==> flow/design.v <==
`default_nettype none
module deserializer #(
    parameter ADDRW   = 24,
    parameter OPCODEW = 2
) (
    input  wire               clk,
    input  wire               rst_n,
    input  wire               spi_clk,
    input  wire               mosi,
    input  wire               cs_n,
    input  wire               aes_ready_in,
    input  wire               sha_ready_in,
    output reg                valid, 
    output reg  [OPCODEW-1:0] opcode,     
    output reg  [ADDRW-1:0]   key_addr,
    output reg  [ADDRW-1:0]   text_addr,
    output reg  [ADDRW-1:0]   dest_addr,
    output reg                valid_out
);
    localparam integer SHIFT_W = 1 + OPCODEW + (3 * ADDRW);
    localparam integer CW = $clog2(SHIFT_W + 1);
    localparam [CW-1:0] CNT_FULL = CW'(SHIFT_W) - 1;
    reg [1:0] r_clk;
    reg [1:0] r_cs_n;
    reg [1:0] r_mosi;    
    always @(posedge clk or negedge rst_n) begin
        if (!rst_n) begin        
            r_clk <= 2'b00;      
            r_cs_n <= 2'b11;     
            r_mosi <= 2'b00;
        end else begin
            r_clk <= {r_clk[0], spi_clk};
            r_cs_n <= {r_cs_n[0], cs_n};
            r_mosi <= {r_mosi[0], mosi};
        end
    end
    wire clk_posedge = (r_clk == 2'b01);   
    reg [CW-1:0] cnt;   
    reg [SHIFT_W-1:0] shift_reg;
    reg busy;   
    always @ (posedge clk or negedge rst_n) begin
        if (!rst_n) begin    
            cnt        <= {CW{1'b0}};
            shift_reg  <= {SHIFT_W{1'b0}};
            busy       <= 1'b0;
            valid      <= 1'b0;
            opcode     <= {OPCODEW{1'b0}};
            key_addr   <= {ADDRW{1'b0}};
            text_addr  <= {ADDRW{1'b0}};
            dest_addr  <= {ADDRW{1'b0}}; 
            valid_out  <= 1'b0;
        end else begin
            valid_out <= 1'b0;   
            if (~r_cs_n[1]) begin                      
                if (clk_posedge && !busy) begin
                    shift_reg <= {shift_reg[SHIFT_W-2:0], r_mosi[1]};
                    if (cnt == CNT_FULL) begin
                        busy <= 1'b1;                  
                        cnt  <= {CW{1'b0}};
                    end else begin
                        cnt <= cnt + 1'b1;             
                    end
                end
            end else begin
                if (!busy) begin
                    cnt       <= {CW{1'b0}};
                    shift_reg <= {SHIFT_W{1'b0}};
                end
            end
            if (shift_reg[3*ADDRW]) begin
                if (busy && sha_ready_in) begin
                    valid     <= shift_reg[SHIFT_W-1];
                    opcode    <= shift_reg[SHIFT_W-2 : 3*ADDRW];
                    key_addr  <= shift_reg[3*ADDRW-1 : 2*ADDRW]; 
                    text_addr <= shift_reg[2*ADDRW-1 : ADDRW];
                    dest_addr <= shift_reg[ADDRW-1 : 0];
                    valid_out <= 1'b1;   
                    busy      <= 1'b0;
                end
            end else begin
                if (busy && aes_ready_in) begin
                    valid     <= shift_reg[SHIFT_W-1];
                    opcode    <= shift_reg[SHIFT_W-2 : 3*ADDRW];
                    key_addr  <= shift_reg[3*ADDRW-1 : 2*ADDRW]; 
                    text_addr <= shift_reg[2*ADDRW-1 : ADDRW];
                    dest_addr <= shift_reg[ADDRW-1 : 0];
                    valid_out <= 1'b1;   
                    busy      <= 1'b0;
                end
            end
        end
    end
endmodule
module req_queue #(
    parameter ADDRW = 24,
    parameter OPCODEW = 2,
    parameter QDEPTH = 16
) (
    input wire clk,
    input wire rst_n,
    input wire valid_in,
    input wire ready_in_aes,
    input wire ready_in_sha,
    input wire [OPCODEW - 1:0] opcode,
    input wire [ADDRW - 1:0] key_addr,
    input wire [ADDRW - 1:0] text_addr,
    input wire [ADDRW - 1:0] dest_addr,
    output wire [3 * ADDRW + OPCODEW - 1:0] instr_aes,
    output wire valid_out_aes,
    output wire ready_out_aes,
    output wire [2 * ADDRW + OPCODEW - 1:0] instr_sha,
    output wire valid_out_sha,
    output wire ready_out_sha
);
    integer j, k;
    localparam integer SHA_INSTRW = 2 * ADDRW + OPCODEW;
    localparam integer AES_INSTRW = 3 * ADDRW + OPCODEW;
    localparam integer IDXW = (QDEPTH <= 1) ? 1 : $clog2(QDEPTH);
    localparam [IDXW - 1:0] LAST_IDX = IDXW'(QDEPTH - 1);
    reg [AES_INSTRW - 1:0] aesQueue [QDEPTH - 1:0];
    reg [IDXW - 1:0] aesReadIdx;
    reg [IDXW - 1:0] aesWriteIdx;
    reg aesFull;
    reg [SHA_INSTRW - 1:0] shaQueue [QDEPTH - 1:0];
    reg [IDXW - 1:0] shaReadIdx;
    reg [IDXW - 1:0] shaWriteIdx;
    reg shaFull;
    assign ready_out_aes = (aesReadIdx != aesWriteIdx || !aesFull) && rst_n;
    assign ready_out_sha = (shaReadIdx != shaWriteIdx || !shaFull) && rst_n;
    assign valid_out_aes = (aesReadIdx != aesWriteIdx || aesFull) && rst_n;
    assign valid_out_sha = (shaReadIdx != shaWriteIdx || shaFull) && rst_n;
    assign instr_aes = aesQueue[aesReadIdx];
    assign instr_sha = shaQueue[shaReadIdx];
    always @(posedge clk or negedge rst_n) begin 
        if (!rst_n) begin
            for (j = 0; j < QDEPTH; j = j + 1) aesQueue[j] <= {AES_INSTRW{1'b0}};
            aesReadIdx <= {IDXW{1'b0}};
            aesWriteIdx <= {IDXW{1'b0}};
            aesFull <= 0;
            for (k = 0; k < QDEPTH; k = k + 1) shaQueue[k] <= {SHA_INSTRW{1'b0}};
            shaReadIdx <= {IDXW{1'b0}};
            shaWriteIdx <= {IDXW{1'b0}};
            shaFull <= 0;
        end else begin
            if (valid_in) begin
                if (ready_out_aes) begin
                    if (opcode[0] == 0) begin
                        aesQueue[aesWriteIdx] <= {opcode, key_addr, text_addr, dest_addr};
                        if (aesWriteIdx == LAST_IDX) begin
                            if (aesReadIdx == {IDXW{1'b0}}) aesFull <= 1;
                            aesWriteIdx <= {IDXW{1'b0}};
                        end else begin
                            if (aesReadIdx == aesWriteIdx + 1) aesFull <= 1;
                            aesWriteIdx <= aesWriteIdx + 1;
                        end
                    end
                end
                if (ready_out_sha) begin
                    if (opcode[0] == 1) begin
                        shaQueue[shaWriteIdx] <= {opcode, text_addr, dest_addr};
                        if (shaWriteIdx == LAST_IDX) begin
                            if (shaReadIdx == {IDXW{1'b0}}) shaFull <= 1;
                            shaWriteIdx <= {IDXW{1'b0}};
                        end else begin
                            if (shaReadIdx == shaWriteIdx + 1) shaFull <= 1;
                            shaWriteIdx <= shaWriteIdx + 1;
                        end
                    end
                end
            end
            if (ready_in_aes && valid_out_aes) begin
                if (aesReadIdx == LAST_IDX) 
                    aesReadIdx <= {IDXW{1'b0}};
                else 
                    aesReadIdx <= aesReadIdx + 1;
                aesFull <= 0;
            end
            if (ready_in_sha && valid_out_sha) begin
                if (shaReadIdx == LAST_IDX) 
                    shaReadIdx <= {IDXW{1'b0}};
                else 
                    shaReadIdx <= shaReadIdx + 1;
                shaFull <= 0;
            end
        end
    end
endmodule
`default_nettype none
module aes_fsm #(
    parameter ADDRW = 24,
    parameter ACCEL_ID = 2'b10
)(
    input  wire              clk,
    input  wire              rst_n,
    input  wire              req_valid,
    input  wire [3*ADDRW+1:0] req_data,
    output reg               ready_req_out,      
    input wire               compq_ready_in,
    output reg [ADDRW-1:0]   compq_data_out,     
    output reg               valid_compq_out,    
    output reg               arb_req,
    input  wire              arb_grant,
    input  wire [2:0]        ack_in,
    output reg [ADDRW+7:0]   data_out
);
    localparam MEM_ID = 2'b00;
    localparam READY        = 4'b0000;
    localparam RDKEY        = 4'b0001;
    localparam WAIT_RDKEY   = 4'b0010;
    localparam RDTEXT       = 4'b0011;
    localparam WAIT_RDTXT   = 4'b0100;
    localparam HASHOP       = 4'b0101;
    localparam WAIT_HASHOP  = 4'b0110;
    localparam MEMWR        = 4'b0111;
    localparam WAIT_MEMWR   = 4'b1000;
    localparam COMPLETE     = 4'b1001;
    reg [3:0] state, next_state;
    reg [3*ADDRW+1:0] r_req_data;
    always @(posedge clk or negedge rst_n) begin
        if (!rst_n)
            state <= READY;
        else
            state <= next_state;
    end
    always @(*) begin
        next_state = state;
        case (state)
            READY: begin
                if (req_valid) next_state = RDKEY;
            end
            RDKEY: begin
                if (arb_grant) next_state = WAIT_RDKEY;
            end
            WAIT_RDKEY: begin
                if (ack_in == {1'b1, MEM_ID}) next_state = RDTEXT;
            end
            RDTEXT: begin
                if (arb_grant) next_state = WAIT_RDTXT;
            end
            WAIT_RDTXT: begin
                if (ack_in == {1'b1, MEM_ID}) next_state = HASHOP;
            end
            HASHOP: begin
                if (arb_grant) next_state = WAIT_HASHOP;
            end
            WAIT_HASHOP: begin
                if (ack_in == {1'b1, ACCEL_ID}) next_state = MEMWR;
            end
            MEMWR: begin
                if (arb_grant) next_state = WAIT_MEMWR;
            end
            WAIT_MEMWR: begin
                if (ack_in == {1'b1, MEM_ID}) next_state = COMPLETE;
            end
            COMPLETE: begin
                if (compq_ready_in) next_state = READY;
            end
            default: next_state = READY;
        endcase
    end
    always @(*) begin
        arb_req = 1'b0;
        ready_req_out = 1'b0;
        valid_compq_out = 1'b0;
        data_out = 'b0;
        compq_data_out = 'b0;
        case (state) 
            READY: begin
                ready_req_out = 1'b1;
            end
            RDKEY: begin
                arb_req = 1'b1;
                data_out = {r_req_data[3*ADDRW-1:2*ADDRW], 2'b00, ACCEL_ID, MEM_ID, 2'b00};
            end
            WAIT_RDKEY: begin
                data_out = {r_req_data[3*ADDRW-1:2*ADDRW], 2'b00, ACCEL_ID, MEM_ID, 2'b00};
            end
            RDTEXT: begin
                arb_req = 1'b1;
                data_out = {r_req_data[2*ADDRW-1:ADDRW], 2'b00, ACCEL_ID, MEM_ID, 2'b01};
            end
            WAIT_RDTXT: begin
                data_out = {r_req_data[2*ADDRW-1:ADDRW], 2'b00, ACCEL_ID, MEM_ID, 2'b01};
            end
            HASHOP: begin
                arb_req = 1'b1;
                data_out = {24'b0, r_req_data[3*ADDRW+1], 1'b0, ACCEL_ID, 4'b0011};
            end
            WAIT_HASHOP: begin
                data_out = {24'b0, r_req_data[3*ADDRW+1], 1'b0, ACCEL_ID, 4'b0011};
            end
            MEMWR: begin
                arb_req = 1'b1;
                data_out = {r_req_data[ADDRW-1:0], 2'b00, MEM_ID, ACCEL_ID, 2'b10};
            end
            WAIT_MEMWR: begin
                data_out = {r_req_data[ADDRW-1:0], 2'b00, MEM_ID, ACCEL_ID, 2'b10};
            end
            COMPLETE: begin
                compq_data_out = {r_req_data[ADDRW-1:0]};
                valid_compq_out = 1'b1;
            end
            default: begin
            end
        endcase
    end
    always @(posedge clk or negedge rst_n) begin
        if (!rst_n) begin
            r_req_data <= '0;
        end else if (req_valid && state == READY) begin
            r_req_data <= req_data;
        end
    end
endmodule
`default_nettype none
module sha_fsm #(
    parameter ADDRW = 24,
    parameter ACCEL_ID = 2'b01
)(
    input  wire              clk,
    input  wire              rst_n,
    input  wire              req_valid,
    input  wire [2*ADDRW+1:0] req_data,
    output reg               ready_req_out,      
    input wire               compq_ready_in,
    output reg [ADDRW-1:0]   compq_data_out,     
    output reg               valid_compq_out,    
    output reg               arb_req,
    input  wire              arb_grant,
    input  wire [2:0]        ack_in,
    output reg [ADDRW+7:0]   data_out
);
    localparam MEM_ID = 2'b00;
    localparam READY        = 4'b0000;
    localparam RDTEXT       = 4'b0001;
    localparam WAIT_RDTXT   = 4'b0010;
    localparam HASHOP       = 4'b0011;
    localparam WAIT_HASHOP  = 4'b0100;
    localparam MEMWR        = 4'b0101;
    localparam WAIT_MEMWR   = 4'b0110;
    localparam COMPLETE     = 4'b0111;
    reg [3:0] state, next_state;
    reg [2*ADDRW+1:0] r_req_data;
    always @(posedge clk or negedge rst_n) begin
        if (!rst_n)
            state <= READY;
        else
            state <= next_state;
    end
    always @(*) begin
        next_state = state;
        case (state)
            READY: begin
                if (req_valid) next_state = RDTEXT;
            end
            RDTEXT: begin
                if (arb_grant) next_state = WAIT_RDTXT;
            end
            WAIT_RDTXT: begin
                if (ack_in == {1'b1, MEM_ID}) next_state = HASHOP;
            end
            HASHOP: begin
                if (arb_grant) next_state = WAIT_HASHOP;
            end
            WAIT_HASHOP: begin
                if (ack_in == {1'b1, ACCEL_ID}) next_state = MEMWR;
            end
            MEMWR: begin
                if (arb_grant) next_state = WAIT_MEMWR;
            end
            WAIT_MEMWR: begin
                if (ack_in == {1'b1, MEM_ID}) next_state = COMPLETE;
            end
            COMPLETE: begin
                if (compq_ready_in) next_state = READY;
            end
            default: next_state = READY;
        endcase
    end
    always @(*) begin
        arb_req = 1'b0;
        ready_req_out = 1'b0;
        valid_compq_out = 1'b0;
        data_out = 'b0;
        compq_data_out = 'b0;
        case (state) 
            READY: begin
                ready_req_out = 1'b1;
            end
            RDTEXT: begin
                arb_req = 1'b1;
                data_out = {r_req_data[2*ADDRW-1:ADDRW], 2'b00, ACCEL_ID, MEM_ID, 2'b01};
            end
            WAIT_RDTXT: begin
                data_out = {r_req_data[2*ADDRW-1:ADDRW], 2'b00, ACCEL_ID, MEM_ID, 2'b01};
            end
            HASHOP: begin
                arb_req = 1'b1;
                data_out = {24'b0, r_req_data[2*ADDRW+1], 1'b0, ACCEL_ID, 4'b0011};
            end
            WAIT_HASHOP: begin
                data_out = {24'b0, r_req_data[2*ADDRW+1], 1'b0, ACCEL_ID, 4'b0011};
            end
            MEMWR: begin
                arb_req = 1'b1;
                data_out = {r_req_data[ADDRW-1:0], 2'b00, MEM_ID, ACCEL_ID, 2'b10};
            end
            WAIT_MEMWR: begin
                data_out = {r_req_data[ADDRW-1:0], 2'b00, MEM_ID, ACCEL_ID, 2'b10};
            end
            COMPLETE: begin
                compq_data_out = {r_req_data[ADDRW-1:0]};
                valid_compq_out = 1'b1;
            end
            default: begin
            end
        endcase
    end
    always @(posedge clk or negedge rst_n) begin
        if (!rst_n) begin
            r_req_data <= '0;
        end else if (req_valid && state == READY) begin
            r_req_data <= req_data;
        end
    end
endmodule
`default_nettype none
module bus_arbiter #(
    parameter ADDRW = 24
    ) (
    input wire clk,
    input wire rst_n,
    input wire sha_req,
    input wire aes_req,
    input wire [ADDRW+7:0] sha_data_in,
    input wire [ADDRW+7:0] aes_data_in,
    input wire bus_ready,
    output reg [7:0] data_out,
    output reg valid_out, 
    output wire aes_grant,
    output wire sha_grant,
    output wire [1:0] curr_mode_top,
    output wire [1:0] counter_top
);
localparam AES = 2'b01;
localparam SHA = 2'b10;
reg last_serviced;  
reg [1:0] curr_mode;  
reg [1:0] counter;
assign curr_mode_top = curr_mode;
assign counter_top = counter;
always @(*) begin
    if (counter == 2'b00) begin
        if (curr_mode == AES) begin
            data_out = aes_data_in[7:0];
            valid_out = 1'b1;
        end else if (curr_mode == SHA) begin
            data_out = sha_data_in[7:0];
            valid_out = 1'b1;
        end else begin
            data_out = 8'b0;  
            valid_out = 1'b0;
        end
    end else if (counter == 2'b01) begin
        if (curr_mode == AES) begin
            data_out = aes_data_in[15:8];
            valid_out = 1'b1;
        end else if (curr_mode == SHA) begin
            data_out = sha_data_in[15:8];
            valid_out = 1'b1;
        end else begin
            data_out = 8'b0;  
            valid_out = 1'b0;
        end
    end else if (counter == 2'b10) begin
        if (curr_mode == AES) begin
            data_out = aes_data_in[23:16];
            valid_out = 1'b1;
        end else if (curr_mode == SHA) begin
            data_out = sha_data_in[23:16];
            valid_out = 1'b1;
        end else begin
            data_out = 8'b0;  
            valid_out = 1'b0;
        end
    end else begin
        if (curr_mode == AES) begin
            data_out = aes_data_in[31:24];
            valid_out = 1'b1;
        end else if (curr_mode == SHA) begin
            data_out = sha_data_in[31:24];
            valid_out = 1'b1;
        end else begin
            data_out = 8'b0;  
            valid_out = 1'b0;
        end
    end
end
always @(posedge clk or negedge rst_n) begin
    if (!rst_n) begin
        last_serviced <= 1'b0;
        curr_mode <= 2'b00;
        counter <= 2'b00;
    end else begin
        if (curr_mode != 2'b00) begin
            if (bus_ready) counter <= counter + 1;
        end else begin
            if (sha_req && aes_req) begin 
                curr_mode <= last_serviced ? 2'b10 : 2'b01;
            end else if (aes_req) begin 
                curr_mode <= 2'b01;
            end else if (sha_req) begin
                curr_mode <= 2'b10;
            end else begin
                curr_mode <= 2'b00;
                counter <= 2'b00;
            end
        end
        if (counter == 2'b11 && bus_ready) begin
            if (curr_mode == AES) curr_mode <= (sha_req) ? SHA : 2'b00;
            else if (curr_mode == SHA) curr_mode <= (aes_req) ? AES : 2'b00;
        end
        if (curr_mode == AES) last_serviced <= 1'b1;
        else if (curr_mode == SHA) last_serviced <= 1'b0;
    end
end
assign aes_grant = (curr_mode == AES);
assign sha_grant = (curr_mode == SHA);
endmodule
module comp_queue #(
    parameter ADDRW  = 24,
    parameter QDEPTH = 32
)(
    input  wire clk,
    input  wire rst_n,
    input  wire                 valid_in_aes,
    input  wire                 valid_in_sha,
    input  wire [ADDRW-1:0]     dest_addr_aes,
    input  wire [ADDRW-1:0]     dest_addr_sha,
    output reg                  ready_out_aes,
    output reg                  ready_out_sha,
    output reg [ADDRW-1:0]      data_out,
    output reg                  valid_out,
    input  wire                 ready_in
);
    reg [ADDRW-1:0] mem [0:QDEPTH-1];
    localparam integer IDXW = (QDEPTH <= 1) ? 1 : $clog2(QDEPTH);
    localparam integer COUNTW = (QDEPTH <= 1) ? 1 : $clog2(QDEPTH + 1);
    localparam [IDXW-1:0] LAST_IDX = IDXW'(QDEPTH - 1);
    localparam [COUNTW-1:0] COUNT_MAX = QDEPTH;
    function [IDXW-1:0] increment_ptr;
        input [IDXW-1:0] val;
        increment_ptr = (val == LAST_IDX) ? {IDXW{1'b0}} : val + 1'b1;
    endfunction
    reg [IDXW-1:0] head, tail;
    reg [COUNTW-1:0] count;
    wire full  = (count == COUNT_MAX);
    wire empty = (count == {COUNTW{1'b0}});  
    reg rr_select;
    wire both_valid = valid_in_aes && valid_in_sha;
    wire aes_sel = (both_valid && !rr_select) || (valid_in_aes && !valid_in_sha);
    wire sha_sel = (both_valid && rr_select)  || (valid_in_sha && !valid_in_aes);
    wire enq_valid = (aes_sel && valid_in_aes) || (sha_sel && valid_in_sha);
    wire [ADDRW-1:0] enq_data =
        aes_sel ? dest_addr_aes :
        sha_sel ? dest_addr_sha :
        {ADDRW{1'b0}};
    wire enq_ready = !full;
    always @(*) begin
        ready_out_aes = !full && aes_sel;
        ready_out_sha = !full && sha_sel;
    end
    wire do_enq = enq_valid && enq_ready;
    wire do_deq = valid_out && ready_in;
    always @(posedge clk or negedge rst_n) begin
        if (!rst_n) begin
            head <= {IDXW{1'b0}};
            tail <= {IDXW{1'b0}};
            count <= {COUNTW{1'b0}};
            rr_select <= 0;
            valid_out <= 0;
            data_out <= 0;
        end else begin
            if (do_enq) begin
                mem[tail] <= enq_data;
                tail <= increment_ptr(tail);
            end
            if (both_valid)
                rr_select <= ~rr_select;
            if (!empty && !valid_out) begin
                data_out <= mem[head];
                valid_out <= 1;
            end
            if (do_deq) begin
                head <= increment_ptr(head);
                valid_out <= 0;
            end
            if (do_enq && do_deq)
                count <= count;
            else if (do_enq)
                count <= count + 1;
            else if (do_deq)
                count <= count - 1;
        end
    end
endmodule
module serializer #(
    parameter ADDRW = 24
) (
    input wire clk,
    input wire rst_n,       
    input wire n_cs,         
    input wire spi_clk,
    input wire valid_in,
    input wire [ADDRW-1:0]      addr,
    output reg  miso,
    output wire ready_out,
    output reg  err           
);
    localparam integer SHIFT_W  = ADDRW + 1;  
    localparam integer CW = (SHIFT_W <= 1) ? 1 : $clog2(SHIFT_W + 1);
    localparam [CW-1:0] CNT_INIT = CW'(SHIFT_W - 1);
    reg [CW-1:0] cnt;                                
    reg [SHIFT_W-1:0] PISOreg;                       
    reg [1:0] clkstat;                               
    wire negedgeSPI = (clkstat == 2'b10);            
    reg [1:0] sync_n_cs;                        
    reg [1:0] hist;                             
    reg valid_ncs;                              
    reg idle;                                   
    assign ready_out = idle && ~valid_ncs && negedgeSPI;
    always @(posedge clk or negedge rst_n) begin 
        if (!rst_n) begin
            clkstat <=0;
        end else begin
            clkstat <= {clkstat[0], spi_clk};
        end
    end
    always @(posedge clk or negedge rst_n) begin
        if (!rst_n) begin
            sync_n_cs <= 2'b11;                      
        end else begin
            sync_n_cs <= {sync_n_cs[0], n_cs};       
        end
    end
    always@(posedge clk or negedge rst_n) begin 
        if (!rst_n) begin  
            hist            <= 2'b11;
            valid_ncs       <= 1'b1;                       
        end else begin
            if (negedgeSPI) begin
                hist <= {hist[0], sync_n_cs[1]};           
                if (hist[1] == hist[0]) begin
                    valid_ncs <= hist[1]; 
                end
            end
        end
    end
    always @(posedge clk or negedge rst_n) begin
        if (!rst_n) begin 
            idle        <= 1;
            cnt         <= CNT_INIT;
            PISOreg     <= 0;
            miso        <= 1'b0;
            err         <= 1'b0;
        end
        else if (~valid_ncs) begin
            if (valid_in && idle && negedgeSPI) begin
                PISOreg     <= {1'b1 , addr};
                idle        <= 0;
                cnt         <= CNT_INIT;
                miso        <= 1'b1;
            end else if (negedgeSPI && !idle) begin
                miso        <= PISOreg[SHIFT_W-1];
                PISOreg     <= {PISOreg[SHIFT_W-2:0], 1'b0};
                if (cnt != 1) begin
                    cnt <= cnt - 1;
                end else begin 
                    idle <= 1;
                end
            end
        end else if (valid_ncs && !idle) begin  
            err         <= 1'b1;
            idle        <= 1;
            cnt         <= CNT_INIT;
            PISOreg     <= 0;
            miso        <= 1'b0;
        end else begin
            err <= 1'b0;
        end
    end
endmodule
`default_nettype none
module tt_um_control_top #(
  parameter ADDRW = 24,
  parameter OPCODEW = 2,
  parameter REQ_QDEPTH = 4,
  parameter COMP_QDEPTH = 4
  ) (
    input  wire       ena,       
    input  wire       clk,       
    input  wire       rst_n,     
    input  wire [7:0] ui_in, 
    output wire [7:0] uo_out, 
    input  wire [7:0] uio_in,     
    output wire [7:0] uio_out, 
    output wire [7:0] uio_oe      
);
  wire [7:0] in_bus = ui_in | uio_in;
  wire mosi = in_bus[0];
  wire spi_clk = in_bus[1];
  wire cs_n = in_bus[2];
  wire bus_ready = in_bus[3];
  wire [2:0] ack_in = in_bus[6:4];   
  wire miso;
  wire [7:0] data_bus_out;
  wire data_bus_valid;
  wire [7:0] out_bus;
  assign out_bus[0] = miso;
  assign out_bus[6:1] = data_bus_out[6:1];
  assign out_bus[7] = data_bus_valid;
  assign uio_out = out_bus;
  assign uo_out = out_bus;
  assign uio_oe = 8'b0 & {8{&{1'b0, ena, in_bus[7], data_bus_out[7], data_bus_out[0], 
                              valid, serializer_err, curr_mode_top, counter_top}}};
  localparam AES_INSTRW = 3*ADDRW + OPCODEW;
  localparam SHA_INSTRW = 2*ADDRW + OPCODEW;
  wire valid;
  wire [OPCODEW-1:0] opcode;
  wire [ADDRW-1:0] key_addr;
  wire [ADDRW-1:0] text_addr;
  wire [ADDRW-1:0] dest_addr;
  wire req_q_valid;
  deserializer #(.ADDRW(ADDRW), .OPCODEW(OPCODEW)) 
  deserializer_inst(.clk(clk), .rst_n(rst_n), .spi_clk(spi_clk), .mosi(mosi), .cs_n(cs_n), 
                    .aes_ready_in(aes_queue_ready), .sha_ready_in(sha_queue_ready), 
                    .valid(valid), .opcode(opcode), .key_addr(key_addr), .text_addr(text_addr), 
                    .dest_addr(dest_addr), .valid_out(req_q_valid));
  wire aes_fsm_ready, sha_fsm_ready;
  wire [AES_INSTRW-1:0] instr_aes;
  wire [SHA_INSTRW-1:0] instr_sha;
  wire valid_out_aes, valid_out_sha;
  wire aes_queue_ready, sha_queue_ready;
  req_queue #(.ADDRW(ADDRW), .OPCODEW(OPCODEW), .QDEPTH(REQ_QDEPTH)) 
  req_queue_inst(.clk(clk), .rst_n(rst_n), .valid_in(req_q_valid), .ready_in_aes(aes_fsm_ready), 
                 .ready_in_sha(sha_fsm_ready), .opcode(opcode), .key_addr(key_addr), .text_addr(text_addr), 
                 .dest_addr(dest_addr), .instr_aes(instr_aes), .valid_out_aes(valid_out_aes), 
                 .ready_out_aes(aes_queue_ready), .instr_sha(instr_sha), .valid_out_sha(valid_out_sha), 
                 .ready_out_sha(sha_queue_ready));
  wire compq_ready_aes, compq_ready_sha;
  wire [ADDRW-1:0] compq_aes_data, compq_sha_data;
  wire compq_aes_valid, compq_sha_valid;
  aes_fsm #(.ADDRW(ADDRW)) aes_fsm_inst (.clk(clk), .rst_n(rst_n), .req_valid(valid_out_aes), 
                                         .req_data(instr_aes), .ready_req_out(aes_fsm_ready), 
                                         .compq_ready_in(compq_ready_aes), .compq_data_out(compq_aes_data), 
                                         .valid_compq_out(compq_aes_valid), .arb_req(aes_arb_req), 
                                         .arb_grant(aes_arb_grant), .ack_in(ack_in), .data_out(aes_fsm_data));
  sha_fsm #(.ADDRW(ADDRW)) sha_fsm_inst (.clk(clk), .rst_n(rst_n), .req_valid(valid_out_sha), .req_data(instr_sha), 
                                         .ready_req_out(sha_fsm_ready), .compq_ready_in(compq_ready_sha), 
                                         .compq_data_out(compq_sha_data), .valid_compq_out(compq_sha_valid), 
                                         .arb_req(sha_arb_req), .arb_grant(sha_arb_grant), .ack_in(ack_in), 
                                         .data_out(sha_fsm_data));
  wire aes_arb_req, sha_arb_req;
  wire [ADDRW+7:0] aes_fsm_data, sha_fsm_data;
  wire aes_arb_grant, sha_arb_grant;
  wire [1:0] curr_mode_top;
  wire [1:0] counter_top;
  bus_arbiter #(.ADDRW(ADDRW)) 
  bus_arbiter_inst (.clk(clk), .rst_n(rst_n), .sha_req(sha_arb_req), .aes_req(aes_arb_req), .sha_data_in(sha_fsm_data), 
                    .aes_data_in(aes_fsm_data), .bus_ready(bus_ready), .data_out(data_bus_out), .valid_out(data_bus_valid), 
                    .aes_grant(aes_arb_grant), .sha_grant(sha_arb_grant), .curr_mode_top(curr_mode_top), .counter_top(counter_top));
  wire [ADDRW-1:0] compq_data;
  wire compq_valid_out;
  wire compq_ready_in;
  comp_queue #(.ADDRW(ADDRW), .QDEPTH(COMP_QDEPTH)) 
  comp_queue_inst (.clk(clk), .rst_n(rst_n), .valid_in_aes(compq_aes_valid), .valid_in_sha(compq_sha_valid), 
                   .dest_addr_aes(compq_aes_data), .dest_addr_sha(compq_sha_data), .ready_out_aes(compq_ready_aes), 
                   .ready_out_sha(compq_ready_sha), .data_out(compq_data), .valid_out(compq_valid_out), .ready_in(compq_ready_in));
  wire serializer_err;
  serializer #(.ADDRW(ADDRW)) 
  serializer_inst(.clk(clk), .rst_n(rst_n), .n_cs(cs_n), .spi_clk(spi_clk), .valid_in(compq_valid_out), .addr(compq_data), 
                  .miso(miso), .ready_out(compq_ready_in), .err(serializer_err));
endmodule
# ---- From RTL to reports: tt_um_control_top
# The steps from the RTL of tt_um_control_top to its reports follow in flow order.
# Line numbers count from 1 in the design file above.
# Operators: Yosys type, input widths -> output width; for muxes data width and select width s.
# Cell names lack the library's common part.
# Not given: n/a
dict set report inputs {
  top_module {tt_um_control_top}
  clock_port {clk}
  library {sky130hd}
  pvt_corner {tt_025C_1v80}
}

# ---- Elaborated design
# Counts by Yosys on the flattened word-level netlist (proc, flatten, opt, wreduce). Print and check cells are left out. Cells with the same type and inputs are merged into one.
dict set report classes {
  n_addsub 11
  multipliers 0
  div 0
  n_cmp 0
  equal 81
  n_shift 0
  muxes 133
  n_logic 5
  reduce_logical 109
}
# op n
set op_table {}
lappend op_table {{$mux 24} 13}
lappend op_table {{$pmux 74 s4} 1}
lappend op_table {{$mux 74} 3}
lappend op_table {{$pmux 50 s4} 1}
lappend op_table {{$pmux 31 s4} 1}
lappend op_table {{$mux 7} 15}
lappend op_table {{$mux 25} 4}
lappend op_table {{$pmux 24 s4} 1}
lappend op_table {{$pmux 31 s3} 1}
lappend op_table {{$mux 4} 17}
lappend op_table {{$eq 2x32->1} 2}
lappend op_table {{$mux 1} 45}
lappend op_table {{$mux 2} 22}
lappend op_table {{$pmux 4 s10} 1}
lappend op_table {{$ne 2x1->1 const B} 18}
lappend op_table {{$reduce_and 4->1} 9}
lappend op_table {{$logic_and 1x1->1} 32}
lappend op_table {{$eq 2x2->1 const B} 16}
lappend op_table {{$eq 4x3->1 const B} 8}
lappend op_table {{$pmux 4 s8} 1}
lappend op_table {{$mux 5} 5}
lappend op_table {{$reduce_and 3->1} 8}
lappend op_table {{$reduce_bool 2->1} 11}
lappend op_table {{$eq 2x1->1 const B} 9}
lappend op_table {{$ne 2x2->1 const B} 8}
lappend op_table {{$eq 4x2->1 const B} 4}
lappend op_table {{$logic_not 2->1} 7}
lappend op_table {{$reduce_or 2->1} 7}
# Other operator kinds: 29; their cells: 69.
dict set report word_totals {
  regBits 970
  latch_bits 0
  mem_bits_rw 0
  romBits 0
  clocked_rd_ports_x_width 0
  memories 0
  in_bits 19
  out_inout_bits 24
  wordCells 389
}

# ---- Depth
# Depth = most cells in a row (Yosys ltp): at word level without a register or memory, in the mapped netlist without a sequential cell, where the memories' decode and read muxes count.
dict set report depth {
  depth_word 11
  ABC_AREA 0
  mapped_depth 9
}

# ---- Synthesis result
# The flow's flattened synthesis, as Yosys stat reports it; memories are mapped. The netlist is that of the ABC_AREA named above (0 if unset); the other value can give another one.
# cell_type n area_total_um2
set types {}
lappend types {dfrtp_1 750 18768}
lappend types {mux2_2 293 3.3E+03}
lappend types {edfxtp_1 96 2.88E+03}
lappend types {mux2_1 184 2.07E+03}
lappend types {a222oi_1 139 1.39E+03}
lappend types {o21ai_0 180 900.864}
lappend types {nand2_1 236 885.85}
lappend types {a22o_1 84 735.706}
lappend types {a21oi_1 144 720.691}
lappend types {nor2_1 155 581.808}
lappend types {clkbuf_1 134 502.982}
lappend types {ha_1 35 437.92}
lappend types {buf_4 46 345.331}
lappend types {dfstp_2 10 262.752}
lappend types {mux2i_1 25 250.24}
lappend types {buf_6 16 180.173}
lappend types {nand3_1 31 155.149}
lappend types {inv_1 39 146.39}
# Not listed: further types 45, cells in them 187.
dict set report synth_totals {
  cell_count 2784
  mapped_area_um2 35853.1
  sequential_area_um2 21913.5
  flip_flops 856
  n_buf 222
}
# By module: a second synthesis without flattening, with its own total; a netlist apart from the flattened one above.
dict set report unflattened {
  hier_cells 3173
  area_unflattened_um2 43994.7
}
# Each row is one instance without its submodules.
# mod instances n_cells mod_area_um2
set modules {}
lappend modules {req_queue 1 1551 22880.7}
lappend modules {deserializer 1 387 6198.4}
lappend modules {comp_queue 1 406 5232.5}
lappend modules {{aes_fsm (ADDRW=24)} 1 334 4106.4}
lappend modules {{sha_fsm (ADDRW=24)} 1 197 2622.5}
lappend modules {{serializer (ADDRW=24)} 1 151 1750.4}
lappend modules {{bus_arbiter (ADDRW=24)} 1 121 1021.0}
lappend modules {tt_um_control_top 1 26 182.7}

# ---- Timing after synthesis
# Path of least setup slack by OpenSTA after synthesis, without wires, with an ideal clock, recovery checks aside; 20% of the period is set as input and as output delay. Where synthesis merged equal registers, the netlist keeps one of their names.
dict set report synth_path {
  path_kind {reg-to-output}
  start {reg bus_arbiter_inst.counter[0]}
  end {out uo_out[2]}
  period_ps 10000
  t_arrival_ps 1938
  required_time_ps 8000
  setup_slack_ps 6062
  path_delay_ps 1938
  path_stages 9
  path_buffers 2
  period_less_setup_slack_ps 3938
}
# "path_delay_ps" is the arrival time less input delay plus setup time.
# A path that ends at an output port has no setup time.
# "path_stages": output pins that drive a net of the path, with the launching flip-flop's if there is one; two outputs of one cell count as two.
# "period_less_setup_slack_ps" = period - worst setup slack (recovery checks aside). The figure is calculated, with input and output delays left at 20% of the set period.
# The rows between start and end are the longest chain of elaborated cells between them; the timing report does not say that the signal goes this way. Where chains are equally long, one stands for them.
# A line is the first line of the expression or statement that the cell stems from. Yosys adds cells for indexed reads and writes and turns some case tables into memories.
# A register here has more assigning lines than the two given.
dict set report synth_via {
  cell_sequence {dfrtp_1 inv_1 ha_1 clkbuf_1 or3_1 o22a_1 o211ai_1 o2bb2ai_1 buf_4}
  elab_chain_len 4
  cells_between 6
  cone_lines 3
  classes_between {2 x eq/ne; 3 x mux; 1 x reduce/logical}
}
# item line
set synth_rtl {}
lappend synth_rtl {{start, declared} 449} ;# reg [1:0] counter;
lappend synth_rtl {{start, assigned} 503} ;# counter <= 2'b00;
lappend synth_rtl {{start, assigned} 506} ;# if (bus_ready) counter <= counter + 1;
lappend synth_rtl {{$eq 2x2->1} 475} ;# end else if (counter == 2'b10) begin
lappend synth_rtl {{$mux 7} 475}
lappend synth_rtl {{$mux 7} 464} ;# end else if (counter == 2'b01) begin
lappend synth_rtl {{$mux 7} 453} ;# if (counter == 2'b00) begin
lappend synth_rtl {{end, declared} 704} ;# output wire [7:0] uo_out,
# Nets of the timed path that keep an RTL name, with a line that drives or declares them; the list need not be complete.
# signal line
set synth_named_nets {}
lappend synth_named_nets {uio_out[2] 453}

# ---- Timing after layout
# Path of least setup slack in the final report of run 1 (OpenROAD, finished layout, wires in). Where an end is a register, its clock arrival counts in the times.
# The path's times are printed in steps of 10 ps; the period is the one set.
dict set report layout_path {
  path_kind {reg-to-output}
  start {reg bus_arbiter_inst.curr_mode[1]}
  end {out uo_out[3]}
  period_ps 5860
  t_arrival_ps 3800
  required_time_ps 4690
  setup_slack_ps 880
  path_stages 9
  path_buffers 1
}
# A register here has more assigning lines than the two given.
dict set report layout_via {
  cell_sequence {dfrtp_1 inv_1 ha_1 inv_1 a21o_1 o211ai_1 o211ai_1 a32o_1 clkdlybuf4s50_1}
  cells_between 13
  classes_between {2 x eq/ne; 11 x mux}
}
# item line
set layout_rtl {}
lappend layout_rtl {{start, declared} 448} ;# reg [1:0] curr_mode;
lappend layout_rtl {{start, assigned} 509} ;# curr_mode <= last_serviced ? 2'b10 : 2'b01;
lappend layout_rtl {{start, assigned} 520} ;# if (curr_mode == AES) curr_mode <= (sha_req) ? SHA : 2'b00;
lappend layout_rtl {{end, declared} 704} ;# output wire [7:0] uo_out,
# Chain of elaborated cells between the ends: none given.
# Nets of the timed path that keep an RTL name, with a line that drives or declares them; the list need not be complete.
# signal line
set layout_named_nets {}
lappend layout_named_nets {aes_arb_grant 527} ;# assign aes_grant = (curr_mode == AES);

; Design tt_um_control_top on sky130hd. What follows are 5 stored runs of the flow, each under its own settings; their order means nothing. The constraints put input and output delay at 20% of the set period each and load the outputs with 0.01 pF.
; "clock_period_reached_ps" means the clock period less the worst setup slack. The figure is calculated, with input and output delays left at 20% of the set period.
; "critical_path_time_ps": the worst setup path's part of the clock period (all of it between registers, 20% less for each end at a port) less its slack. A launch clock that arrives late makes it longer, a capture clock that arrives late makes it shorter.
; "design_power_mw" is the tool's figure for a default switching activity; nothing was simulated.
; "critical_path_time_ps" is given in steps of 10 ps.

[run 1: settings]
period_ns = 5.86
CAP_MARGIN = 20
CORE_MARGIN = 2
CORE_UTILIZATION = 40
SLEW_MARGIN = 20
[run 1: results]
yosys.chip_area_um2 = 35853.1
design_die_area_um2 = 92042.5
cell_area_final_um2 = 39819.4
utilization_pct = 44.9
fin_ws_ps = 884
tns_ps = 0
worst_hold_slack_ps = 355
design_power_mw = 15.332
clock_period_reached_ps = 4976
critical_path_time_ps = 3800
critical_path_type = reg-to-output

[run 2: settings]
ABC_AREA = 1
CELL_PAD_IN_SITES_DETAIL_PLACEMENT = 1
CELL_PAD_IN_SITES_GLOBAL_PLACEMENT = 3
CORE_ASPECT_RATIO = 0.6
CTS_CLUSTER_SIZE = 98
GPL_TIMING_DRIVEN = 0
HOLD_SLACK_MARGIN = 0.19
SETUP_SLACK_MARGIN = 2.92
TNS_END_PERCENT = 75
period_ns = 10.0
CAP_MARGIN = 20
CORE_MARGIN = 2
CORE_UTILIZATION = 40
SLEW_MARGIN = 20
[run 2: results]
yosys.chip_area_um2 = 37498.5
design_die_area_um2 = 96291.2
cell_area_final_um2 = 42444.5
utilization_pct = 46.0
fin_ws_ps = 4313
tns_ps = 0
worst_hold_slack_ps = 349
design_power_mw = 10.819
clock_period_reached_ps = 5687
critical_path_time_ps = 3690
critical_path_type = reg-to-output

[run 3: settings]
ABC_AREA = 1
CELL_PAD_IN_SITES_DETAIL_PLACEMENT = 1
CELL_PAD_IN_SITES_GLOBAL_PLACEMENT = 3
CORE_ASPECT_RATIO = 0.6
CTS_CLUSTER_SIZE = 98
GPL_TIMING_DRIVEN = 0
HOLD_SLACK_MARGIN = 0.19
MAX_ROUTING_LAYER = met4
SETUP_SLACK_MARGIN = 2.92
TNS_END_PERCENT = 65
period_ns = 10.0
CAP_MARGIN = 20
CORE_MARGIN = 2
CORE_UTILIZATION = 40
SLEW_MARGIN = 20
[run 3: results]
yosys.chip_area_um2 = 37498.5
design_die_area_um2 = 96291.2
cell_area_final_um2 = 42457.0
utilization_pct = 46.0
fin_ws_ps = 4295
tns_ps = 0
worst_hold_slack_ps = 349
design_power_mw = 10.823
clock_period_reached_ps = 5705
critical_path_time_ps = 3710
critical_path_type = reg-to-output

[run 4: settings]
ABC_AREA = 1
CAP_MARGIN = 20
CORE_ASPECT_RATIO = 0.51
CORE_UTILIZATION = 51
PLACE_DENSITY = 0.6
SETUP_SLACK_MARGIN = 0.18
period_ns = 3.44
CORE_MARGIN = 2
SLEW_MARGIN = 20
[run 4: results]
yosys.chip_area_um2 = 37498.5
design_die_area_um2 = 75835.4
cell_area_final_um2 = 41740.0
utilization_pct = 57.8
fin_ws_ps = 248
tns_ps = 0
worst_hold_slack_ps = 356
design_power_mw = 30.736
clock_period_reached_ps = 3192
critical_path_time_ps = 2500
critical_path_type = reg-to-output

[run 5: settings]
ABC_AREA = 1
CAP_MARGIN = 15
CELL_PAD_IN_SITES_DETAIL_PLACEMENT = 1
CELL_PAD_IN_SITES_GLOBAL_PLACEMENT = 3
CORE_ASPECT_RATIO = 1.87
CORE_UTILIZATION = 20
CTS_CLUSTER_SIZE = 98
GPL_TIMING_DRIVEN = 0
HOLD_SLACK_MARGIN = 0.19
MAX_ROUTING_LAYER = met4
PLACE_DENSITY_LB_ADDON = 0.3
SETUP_SLACK_MARGIN = 2.92
TNS_END_PERCENT = 65
period_ns = 10.0
CORE_MARGIN = 2
SLEW_MARGIN = 20
[run 5: results]
yosys.chip_area_um2 = 37498.5
design_die_area_um2 = 191143.0
cell_area_final_um2 = 44041.0
utilization_pct = 23.6
fin_ws_ps = 4241
tns_ps = 0
worst_hold_slack_ps = 353
design_power_mw = 10.958
clock_period_reached_ps = 5759
critical_path_time_ps = 3760
critical_path_type = reg-to-output
